==> flow/design.v <==
module datapath (
    part,
    clock,
    value,
    positive,
    reset,
    counter,
    result
);
    input part;
    input clock;
    input [15:0] value;
    input positive;
    input reset;
    output [15:0] counter;
    output [15:0] result;
    wire [15:0] _65 = 16'b0000000000000000;
    wire [15:0] _64 = 16'b0000000000000000;
    wire _102;
    wire _100;
    wire _101;
    wire _103;
    wire [15:0] _104;
    wire _96;
    wire _92;
    wire _93;
    wire _90;
    wire _91;
    wire _94;
    wire _95;
    wire _97;
    wire [15:0] _98;
    wire _86;
    wire _84;
    wire _81;
    wire _82;
    wire _79;
    wire _80;
    wire _83;
    wire _85;
    wire _87;
    wire [15:0] _88;
    wire [41:0] _73 = 42'b000000000000000000000010100011110101110001;
    wire [25:0] _71 = 26'b00000000000000000000000000;
    wire [41:0] _72;
    wire [83:0] _74;
    wire [57:0] _75;
    wire [25:0] _70 = 26'b00000000000000000000000000;
    wire [83:0] _76;
    wire [15:0] _77;
    wire [15:0] _78;
    wire [15:0] _89;
    wire [15:0] _99;
    wire [15:0] _105;
    wire [15:0] _67 = 16'b0000000000000001;
    wire [15:0] _68;
    wire [15:0] _62 = 16'b0000000000000000;
    wire [15:0] _58 = 16'b0000000001100100;
    wire [41:0] _53 = 42'b000000000000000000000010100011110101110001;
    wire [25:0] _51 = 26'b00000000000000000000000000;
    wire [41:0] _52;
    wire [83:0] _54;
    wire [57:0] _55;
    wire [25:0] _50 = 26'b00000000000000000000000000;
    wire [83:0] _56;
    wire [15:0] _57;
    wire [31:0] _59;
    wire [15:0] _60;
    wire [15:0] _48 = 16'b0000000000110010;
    wire [15:0] _44 = 16'b0000000001100100;
    wire [41:0] _39 = 42'b000000000000000000000010100011110101110001;
    wire [25:0] _37 = 26'b00000000000000000000000000;
    wire [41:0] _38;
    wire [83:0] _40;
    wire [57:0] _41;
    wire [25:0] _36 = 26'b00000000000000000000000000;
    wire [83:0] _42;
    wire [15:0] _43;
    wire [31:0] _45;
    wire [15:0] _46;
    wire [15:0] _34;
    wire [15:0] _29 = 16'b0000000001100100;
    wire [41:0] _24 = 42'b000000000000000000000010100011110101110001;
    wire [25:0] _22 = 26'b00000000000000000000000000;
    wire [41:0] _23;
    wire [83:0] _25;
    wire [57:0] _26;
    wire [25:0] _21 = 26'b00000000000000000000000000;
    wire [83:0] _27;
    wire [15:0] _28;
    wire [31:0] _30;
    wire [15:0] _31;
    wire [15:0] _32;
    wire [15:0] _19 = 16'b0000000001100100;
    wire [15:0] _20;
    wire [15:0] _33;
    wire [15:0] _35;
    wire [15:0] _47;
    wire [15:0] _49;
    wire [15:0] _61;
    wire _63;
    wire [15:0] _69;
    wire _2;
    wire [15:0] _106;
    wire [15:0] _107;
    wire [15:0] _3;
    reg [15:0] _66;
    wire vdd = 1'b1;
    wire [15:0] _16 = 16'b0000000000000000;
    wire [15:0] _15 = 16'b0000000000000000;
    wire _6;
    wire [15:0] _137 = 16'b0000000000110010;
    wire [15:0] _133 = 16'b0000000001100100;
    wire [41:0] _128 = 42'b000000000000000000000010100011110101110001;
    wire [25:0] _126 = 26'b00000000000000000000000000;
    wire [41:0] _127;
    wire [83:0] _129;
    wire [57:0] _130;
    wire [25:0] _125 = 26'b00000000000000000000000000;
    wire [83:0] _131;
    wire [15:0] _132;
    wire [31:0] _134;
    wire [15:0] _135;
    wire [15:0] _123;
    wire [15:0] _118 = 16'b0000000001100100;
    wire [41:0] _113 = 42'b000000000000000000000010100011110101110001;
    wire [25:0] _111 = 26'b00000000000000000000000000;
    wire [41:0] _112;
    wire [83:0] _114;
    wire [57:0] _115;
    wire [25:0] _110 = 26'b00000000000000000000000000;
    wire [83:0] _116;
    wire [15:0] _117;
    wire [31:0] _119;
    wire [15:0] _120;
    wire [15:0] _8;
    wire [15:0] _121;
    wire [15:0] _108 = 16'b0000000001100100;
    wire [15:0] _109;
    wire [15:0] _122;
    wire _10;
    wire [15:0] _124;
    wire [15:0] _136;
    wire _12;
    wire [15:0] _138;
    wire [15:0] _13;
    reg [15:0] _18;
    assign _102 = _49 == _62;
    assign _100 = _18 == _62;
    assign _101 = ~ _100;
    assign _103 = _101 & _102;
    assign _104 = _103 ? _67 : _62;
    assign _96 = _49 < _18;
    assign _92 = _49 == _62;
    assign _93 = ~ _92;
    assign _90 = _18 == _62;
    assign _91 = ~ _90;
    assign _94 = _91 & _93;
    assign _95 = _94 & _10;
    assign _97 = _95 & _96;
    assign _98 = _97 ? _67 : _62;
    assign _86 = _18 < _49;
    assign _84 = ~ _10;
    assign _81 = _49 == _62;
    assign _82 = ~ _81;
    assign _79 = _18 == _62;
    assign _80 = ~ _79;
    assign _83 = _80 & _82;
    assign _85 = _83 & _84;
    assign _87 = _85 & _86;
    assign _88 = _87 ? _67 : _62;
    assign _72 = { _71, _8 };
    assign _74 = _72 * _73;
    assign _75 = _74[83:26];
    assign _76 = { _70, _75 };
    assign _77 = _76[15:0];
    assign _78 = _66 + _77;
    assign _89 = _78 + _88;
    assign _99 = _89 + _98;
    assign _105 = _99 + _104;
    assign _68 = _66 + _67;
    assign _52 = { _51, _49 };
    assign _54 = _52 * _53;
    assign _55 = _54[83:26];
    assign _56 = { _50, _55 };
    assign _57 = _56[15:0];
    assign _59 = _57 * _58;
    assign _60 = _59[15:0];
    assign _38 = { _37, _35 };
    assign _40 = _38 * _39;
    assign _41 = _40[83:26];
    assign _42 = { _36, _41 };
    assign _43 = _42[15:0];
    assign _45 = _43 * _44;
    assign _46 = _45[15:0];
    assign _34 = _18 + _32;
    assign _23 = { _22, _8 };
    assign _25 = _23 * _24;
    assign _26 = _25[83:26];
    assign _27 = { _21, _26 };
    assign _28 = _27[15:0];
    assign _30 = _28 * _29;
    assign _31 = _30[15:0];
    assign _32 = _8 - _31;
    assign _20 = _18 + _19;
    assign _33 = _20 - _32;
    assign _35 = _10 ? _34 : _33;
    assign _47 = _35 - _46;
    assign _49 = _12 ? _48 : _47;
    assign _61 = _49 - _60;
    assign _63 = _61 == _62;
    assign _69 = _63 ? _68 : _66;
    assign _2 = part;
    assign _106 = _2 ? _105 : _69;
    assign _107 = _12 ? _62 : _106;
    assign _3 = _107;
    always @(posedge _6) begin
        _66 <= _3;
    end
    assign _6 = clock;
    assign _127 = { _126, _124 };
    assign _129 = _127 * _128;
    assign _130 = _129[83:26];
    assign _131 = { _125, _130 };
    assign _132 = _131[15:0];
    assign _134 = _132 * _133;
    assign _135 = _134[15:0];
    assign _123 = _18 + _121;
    assign _112 = { _111, _8 };
    assign _114 = _112 * _113;
    assign _115 = _114[83:26];
    assign _116 = { _110, _115 };
    assign _117 = _116[15:0];
    assign _119 = _117 * _118;
    assign _120 = _119[15:0];
    assign _8 = value;
    assign _121 = _8 - _120;
    assign _109 = _18 + _108;
    assign _122 = _109 - _121;
    assign _10 = positive;
    assign _124 = _10 ? _123 : _122;
    assign _136 = _124 - _135;
    assign _12 = reset;
    assign _138 = _12 ? _137 : _136;
    assign _13 = _138;
    always @(posedge _6) begin
        _18 <= _13;
    end
    assign counter = _18;
    assign result = _66;
endmodule
# [Tool chain data of datapath]
# The steps from the RTL of datapath to its reports follow in flow order.
# Line numbers count from 1 in the design file above.
# Library cell names are shortened.
# Not given: -
[setup] top_module="datapath" clock_port="clock" cell_library="sky130hd" lib_corner="tt_025C_1v80"

# [Word-level counts]
# Counts by Yosys on the flattened word-level netlist (proc, flatten, opt, wreduce; memories kept). Register bits leave out memories and registers merged into their read ports (data or address). Print and check cells are left out. Cells with the same type and inputs are merged into one.
[bits] ff_bits=32 inputBits=20 out_inout_bits=32
[classes] add_sub_neg=11 n_mul=6 cmp=2 n_mux=7 bitwise=9 reduce_logical=4
[ops] operator="multiplier 16 x 20 -> 36 bit (second input constant)" count=3
[ops] operator="multiplier 10 x 5 -> 14 bit (second input constant)" count=3
[ops] operator="subtractor 16 bit" count=4
[ops] operator="2-to-1 mux 16 bit" count=4
[ops] operator="adder 16 x 1 -> 16 bit" count=3
[ops] operator="logical NOT 16 bit" count=3
[ops] operator="adder 16 bit" count=2
[ops] operator="< comparator 16 bit" count=2
[ops] operator="adder 16 x 1 -> 16 bit (second input constant)" count=1
[ops] operator="adder 16 x 7 -> 16 bit (second input constant)" count=1
[ops] operator="AND 1 bit" count=6
[ops] operator="inverter 1 bit" count=3
[ops] operator="2-to-1 mux 1 bit" count=3
[ops] operator="nonzero test 2 bit" count=1

# [Longest topological paths]
# Yosys ltp: most cells in a row. Word level: on the elaborated netlist, between registers, memories and ports. Mapped: between sequential cells and ports; inverters and the memories' decode and read muxes count.
[depth] word_depth=19 abc_area=0 depth_mapped=143 ltp_nobuf=142

# [Synthesis result]
# The flow's flattened synthesis, as Yosys stat reports it; memories are mapped. The netlist is that of the ABC_AREA named above (0 if unset); the other value can give another one.
# The area totals of this step are shown rounded.
[synth_totals] cells=2472 yosys_area_um2=22800 seqArea_um2=641 ff_cells=32 buf_cells=15
[by_type] cell_type="ha_1" count=631 area_total_um2=7.9E+03
[by_type] cell_type="fa_1" count=318 area_total_um2=6.37E+03
[by_type] cell_type="inv_1" count=613 area_total_um2=2.3E+03
[by_type] cell_type="xnor2_1" count=86 area_total_um2=753.222
[by_type] cell_type="dfxtp_1" count=32 area_total_um2=640.614
[by_type] cell_type="a21oi_1" count=111 area_total_um2=555.533
[by_type] cell_type="a21o_1" count=45 area_total_um2=337.824
[by_type] cell_type="nor2_1" count=86 area_total_um2=322.81
[by_type] cell_type="o21ai_0" count=58 area_total_um2=290.278
[by_type] cell_type="nand2b_1" count=39 area_total_um2=243.984
[by_type] cell_type="xor2_1" count=27 area_total_um2=236.477
[by_type] cell_type="nand2_1" count=58 area_total_um2=217.709
[by_type] cell_type="nand3_1" count=41 area_total_um2=205.197
[by_type] cell_type="nor3_1" count=33 area_total_um2=165.158
[by_type] cell_type="o21a_1" count=22 area_total_um2=165.158
[by_type] cell_type="o21bai_1" count=18 area_total_um2=135.13
[by_type] cell_type="nand4_1" count=20 area_total_um2=125.12
[by_type] cell_type="or3_1" count=16 area_total_um2=100.096
# Other cell types: 62; their cells: 218.

# [Path before layout]
# Path of least setup slack by OpenSTA after synthesis, without wires, with an ideal clock, recovery checks aside; 20% of the period is set as input and as output delay. Where synthesis merged equal registers, the netlist keeps one of their names.
[synth_path] path_type="in2reg" from="in value[4]" to="reg _66[14]" tclk_ns=42.0 input_delay_ns=8.400 setup_time_ns=0.070 t_first_pin_ns=8.400 arrival_ns=38.754 t_required_ns=41.930 setup_slack_ns=3.176 delay_ns=30.424 driving_pins=134 n_path_buf=1 synth_period_reached_ns=38.824
# "delay_ns" = arrival - input delay + setup time.
# "driving_pins" counts driving pins, that of a launching flip-flop among them; a cell with two outputs on the path counts twice.
# "synth_period_reached_ns" is the clock period less the worst setup slack; recovery checks do not enter. This is arithmetic on one report: input and output delays are still those of the set period (20% each).
# The rows between start and end are the longest chain of elaborated cells between them; the timing report does not say that the signal goes this way. Where chains are equally long, one stands for them.
# Each line given opens the expression or statement behind the cell; cells for indexed reads and writes are added by Yosys, which also makes memories of some case tables.
[synth_via] path_cell_list="fa_1 inv_1 fa_1 fa_1 inv_1 fa_1 fa_1 inv_1 fa_1 inv_1 ha_1 or4_1 a21oi_1 o21ai_1 o21a_1 o21ai_0 nand2b_1 a21oi_1 [... 98 more ...] o21ai_0 nand2b_1 a21o_1 a21oi_1 xor2_1 ha_1 inv_1 a222oi_1 o2111ai_1 nor4_1 nand4_1 or4_1 a2111o_1 or4_4 buf_6 o41a_1 or3_1 a21oi_1" elab_chain_len=19
[synth_rtl] item="from (decl)" line=12 text="input [15:0] value;"
[synth_rtl] item="multiplier 16 x 20 -> 36 bit" line=198 text="assign _25 = _23 * _24;"
[synth_rtl] item="multiplier 10 x 5 -> 14 bit" line=202 text="assign _30 = _28 * _29;"
[synth_rtl] item="subtractor 16 bit" line=204 text="assign _32 = _8 - _31;"
[synth_rtl] item="subtractor 16 bit" line=206 text="assign _33 = _20 - _32;"
[synth_rtl] item="2-to-1 mux 16 bit" line=207 text="assign _35 = _10 ? _34 : _33;"
[synth_rtl] item="multiplier 16 x 20 -> 36 bit" line=190 text="assign _40 = _38 * _39;"
[synth_rtl] item="multiplier 10 x 5 -> 14 bit" line=194 text="assign _45 = _43 * _44;"
[synth_rtl] item="[... 5 more ...]"
[synth_rtl] item="AND 1 bit" line=169 text="assign _85 = _83 & _84;"
[synth_rtl] item="AND 1 bit" line=170 text="assign _87 = _85 & _86;"
[synth_rtl] item="2-to-1 mux 1 bit" line=171 text="assign _88 = _87 ? _67 : _62;"
[synth_rtl] item="adder 16 x 1 -> 16 bit" line=178 text="assign _89 = _78 + _88;"
[synth_rtl] item="adder 16 x 1 -> 16 bit" line=179 text="assign _99 = _89 + _98;"
[synth_rtl] item="adder 16 x 1 -> 16 bit" line=180 text="assign _105 = _99 + _104;"
[synth_rtl] item="2-to-1 mux 16 bit" line=214 text="assign _106 = _2 ? _105 : _69;"
[synth_rtl] item="to (assign)" line=218 text="_66 <= _3;"
[synth_rtl] item="to (decl)" line=107 text="reg [15:0] _66;"

# [Path in the finished layout]
# From the final timing report of flow run 1: the path of least setup slack in the routed layout; clock arrival at registers is part of the times.
[layout_path] path_type="in2reg" from="in value[4]" to="reg _66[13]" tclk_ns=46.6 input_delay_ns=9.32 setup_time_ns=0.07 t_first_pin_ns=9.32 arrival_ns=43.35 t_required_ns=46.81 setup_slack_ns=3.46 driving_pins=135 n_path_buf=1
# The rows between start and end are the longest chain of elaborated cells between them; the timing report does not say that the signal goes this way. Where chains are equally long, one stands for them.
[layout_via] path_cell_list="clkdlybuf4s50_1 fa_1 inv_1 fa_1 fa_1 inv_1 fa_1 fa_1 inv_1 fa_1 inv_1 ha_1 or4_1 a21oi_1 o21ai_1 o21a_1 o21ai_0 nand2b_1 [... 99 more ...] a21oi_1 o21ai_0 nand2b_1 a21o_1 a21oi_1 xor2_1 ha_1 inv_1 a222oi_1 o2111ai_1 nor4_1 nand4_1 or4_1 a2111o_1 or4_4 o41a_1 or3_1 a21oi_1" elab_chain_len=19
[layout_rtl] item="from (decl)" line=12 text="input [15:0] value;"
[layout_rtl] item="multiplier 16 x 20 -> 36 bit" line=198 text="assign _25 = _23 * _24;"
[layout_rtl] item="multiplier 10 x 5 -> 14 bit" line=202 text="assign _30 = _28 * _29;"
[layout_rtl] item="subtractor 16 bit" line=204 text="assign _32 = _8 - _31;"
[layout_rtl] item="subtractor 16 bit" line=206 text="assign _33 = _20 - _32;"
[layout_rtl] item="2-to-1 mux 16 bit" line=207 text="assign _35 = _10 ? _34 : _33;"
[layout_rtl] item="multiplier 16 x 20 -> 36 bit" line=190 text="assign _40 = _38 * _39;"
[layout_rtl] item="multiplier 10 x 5 -> 14 bit" line=194 text="assign _45 = _43 * _44;"
[layout_rtl] item="[... 5 more ...]"
[layout_rtl] item="AND 1 bit" line=169 text="assign _85 = _83 & _84;"
[layout_rtl] item="AND 1 bit" line=170 text="assign _87 = _85 & _86;"
[layout_rtl] item="2-to-1 mux 1 bit" line=171 text="assign _88 = _87 ? _67 : _62;"
[layout_rtl] item="adder 16 x 1 -> 16 bit" line=178 text="assign _89 = _78 + _88;"
[layout_rtl] item="adder 16 x 1 -> 16 bit" line=179 text="assign _99 = _89 + _98;"
[layout_rtl] item="adder 16 x 1 -> 16 bit" line=180 text="assign _105 = _99 + _104;"
[layout_rtl] item="2-to-1 mux 16 bit" line=214 text="assign _106 = _2 ? _105 : _69;"
[layout_rtl] item="to (assign)" line=218 text="_66 <= _3;"
[layout_rtl] item="to (decl)" line=107 text="reg [15:0] _66;"

Data sheet: physical implementation of datapath

Module datapath, platform sky130hd: 5 stored runs of the flow (Yosys, OpenROAD) with differing settings, in no particular order. Input and output delays are each 20% of the period that was set; the output load is 0.01 pF.
"achieved clock period": clock period set for the run, less the worst setup slack. It is reckoned from that one timing run; input and output delays stay at 20% of the period that was set.
"worst setup path time" is the time allowed to the run's worst setup path (the clock period less input and output delay, where it has them) less its slack. Clock arrival times count: a late capture clock shortens it, a late launch clock lengthens it.
Values from the reports are rounded here.
[flow run 1] settings: ABC_AREA=0, CORE_MARGIN=10, CORE_UTILIZATION=55, MIN_ROUTING_LAYER=met1, PLACE_DENSITY_LB_ADDON=0.22, SETUP_SLACK_MARGIN=-2.0, period_ns=46.6, CAP_MARGIN=20, SLEW_MARGIN=20
[flow run 1] result: chip area after synthesis (Yosys) 22800 sq um, die area 49900 sq um, standard-cell area of the final layout 24100 sq um, utilization 59.0 %, worst setup slack after layout 3.46 ns, total negative slack 0.000 ns, worst hold slack 0.487 ns, achieved clock period 43.140 ns, worst setup path time 33.82 ns, worst setup path kind in2reg
[flow run 2] settings: ABC_AREA=1, CELL_PAD_IN_SITES_GLOBAL_PLACEMENT=3, CORE_ASPECT_RATIO=1.01, CORE_MARGIN=8, CORE_UTILIZATION=56, CTS_CLUSTER_DIAMETER=206, CTS_CLUSTER_SIZE=69, GPL_TIMING_DRIVEN=0, HOLD_SLACK_MARGIN=0.21, MAX_ROUTING_LAYER=met5, PLACE_DENSITY_LB_ADDON=0.01, SETUP_SLACK_MARGIN=5.0, SLEW_MARGIN=10, TNS_END_PERCENT=90, period_ns=38.5, CAP_MARGIN=20
[flow run 2] result: did not finish, placement stopped with FLW-0024
[flow run 3] settings: ABC_AREA=1, CELL_PAD_IN_SITES_DETAIL_PLACEMENT=1, CELL_PAD_IN_SITES_GLOBAL_PLACEMENT=2, CORE_ASPECT_RATIO=1.26, CORE_MARGIN=7, CORE_UTILIZATION=29, CTS_CLUSTER_DIAMETER=55, HOLD_SLACK_MARGIN=0.3, MAX_ROUTING_LAYER=met5, SETUP_SLACK_MARGIN=5.0, SLEW_MARGIN=30, TNS_END_PERCENT=60, period_ns=41.2, CAP_MARGIN=20
[flow run 3] result: chip area after synthesis (Yosys) 23900 sq um, die area 90600 sq um, standard-cell area of the final layout 27600 sq um, utilization 34.1 %, worst setup slack after layout 6.43 ns, total negative slack 0.000 ns, worst hold slack 0.521 ns, achieved clock period 34.765 ns, worst setup path time 26.53 ns, worst setup path kind in2reg
[flow run 4] settings: CORE_UTILIZATION=56, CTS_CLUSTER_DIAMETER=206, CTS_CLUSTER_SIZE=80, GPL_TIMING_DRIVEN=0, MAX_ROUTING_LAYER=met4, PLACE_DENSITY_LB_ADDON=0.01, SLEW_MARGIN=10, TNS_END_PERCENT=90, period_ns=38.5, CAP_MARGIN=20, CORE_MARGIN=2
[flow run 4] result: chip area after synthesis (Yosys) 22800 sq um, die area 42300 sq um, standard-cell area of the final layout 26500 sq um, utilization 66.4 %, worst setup slack after layout 0.430 ns, total negative slack 0.000 ns, worst hold slack 0.494 ns, achieved clock period 38.070 ns, worst setup path time 30.37 ns, worst setup path kind in2reg
[flow run 5] settings: ABC_AREA=1, CORE_ASPECT_RATIO=0.72, CORE_MARGIN=6, CORE_UTILIZATION=52, CTS_CLUSTER_SIZE=77, GPL_ROUTABILITY_DRIVEN=1, MAX_ROUTING_LAYER=met5, PLACE_DENSITY_LB_ADDON=0.08, SETUP_SLACK_MARGIN=-2.0, SLEW_MARGIN=0, TNS_END_PERCENT=70, period_ns=63.9, CAP_MARGIN=20
[flow run 5] result: chip area after synthesis (Yosys) 23900 sq um, die area 51300 sq um, standard-cell area of the final layout 25300 sq um, utilization 55.9 %, worst setup slack after layout 21.3 ns, total negative slack 0.000 ns, worst hold slack 0.522 ns, achieved clock period 42.641 ns, worst setup path time 29.86 ns, worst setup path kind in2reg
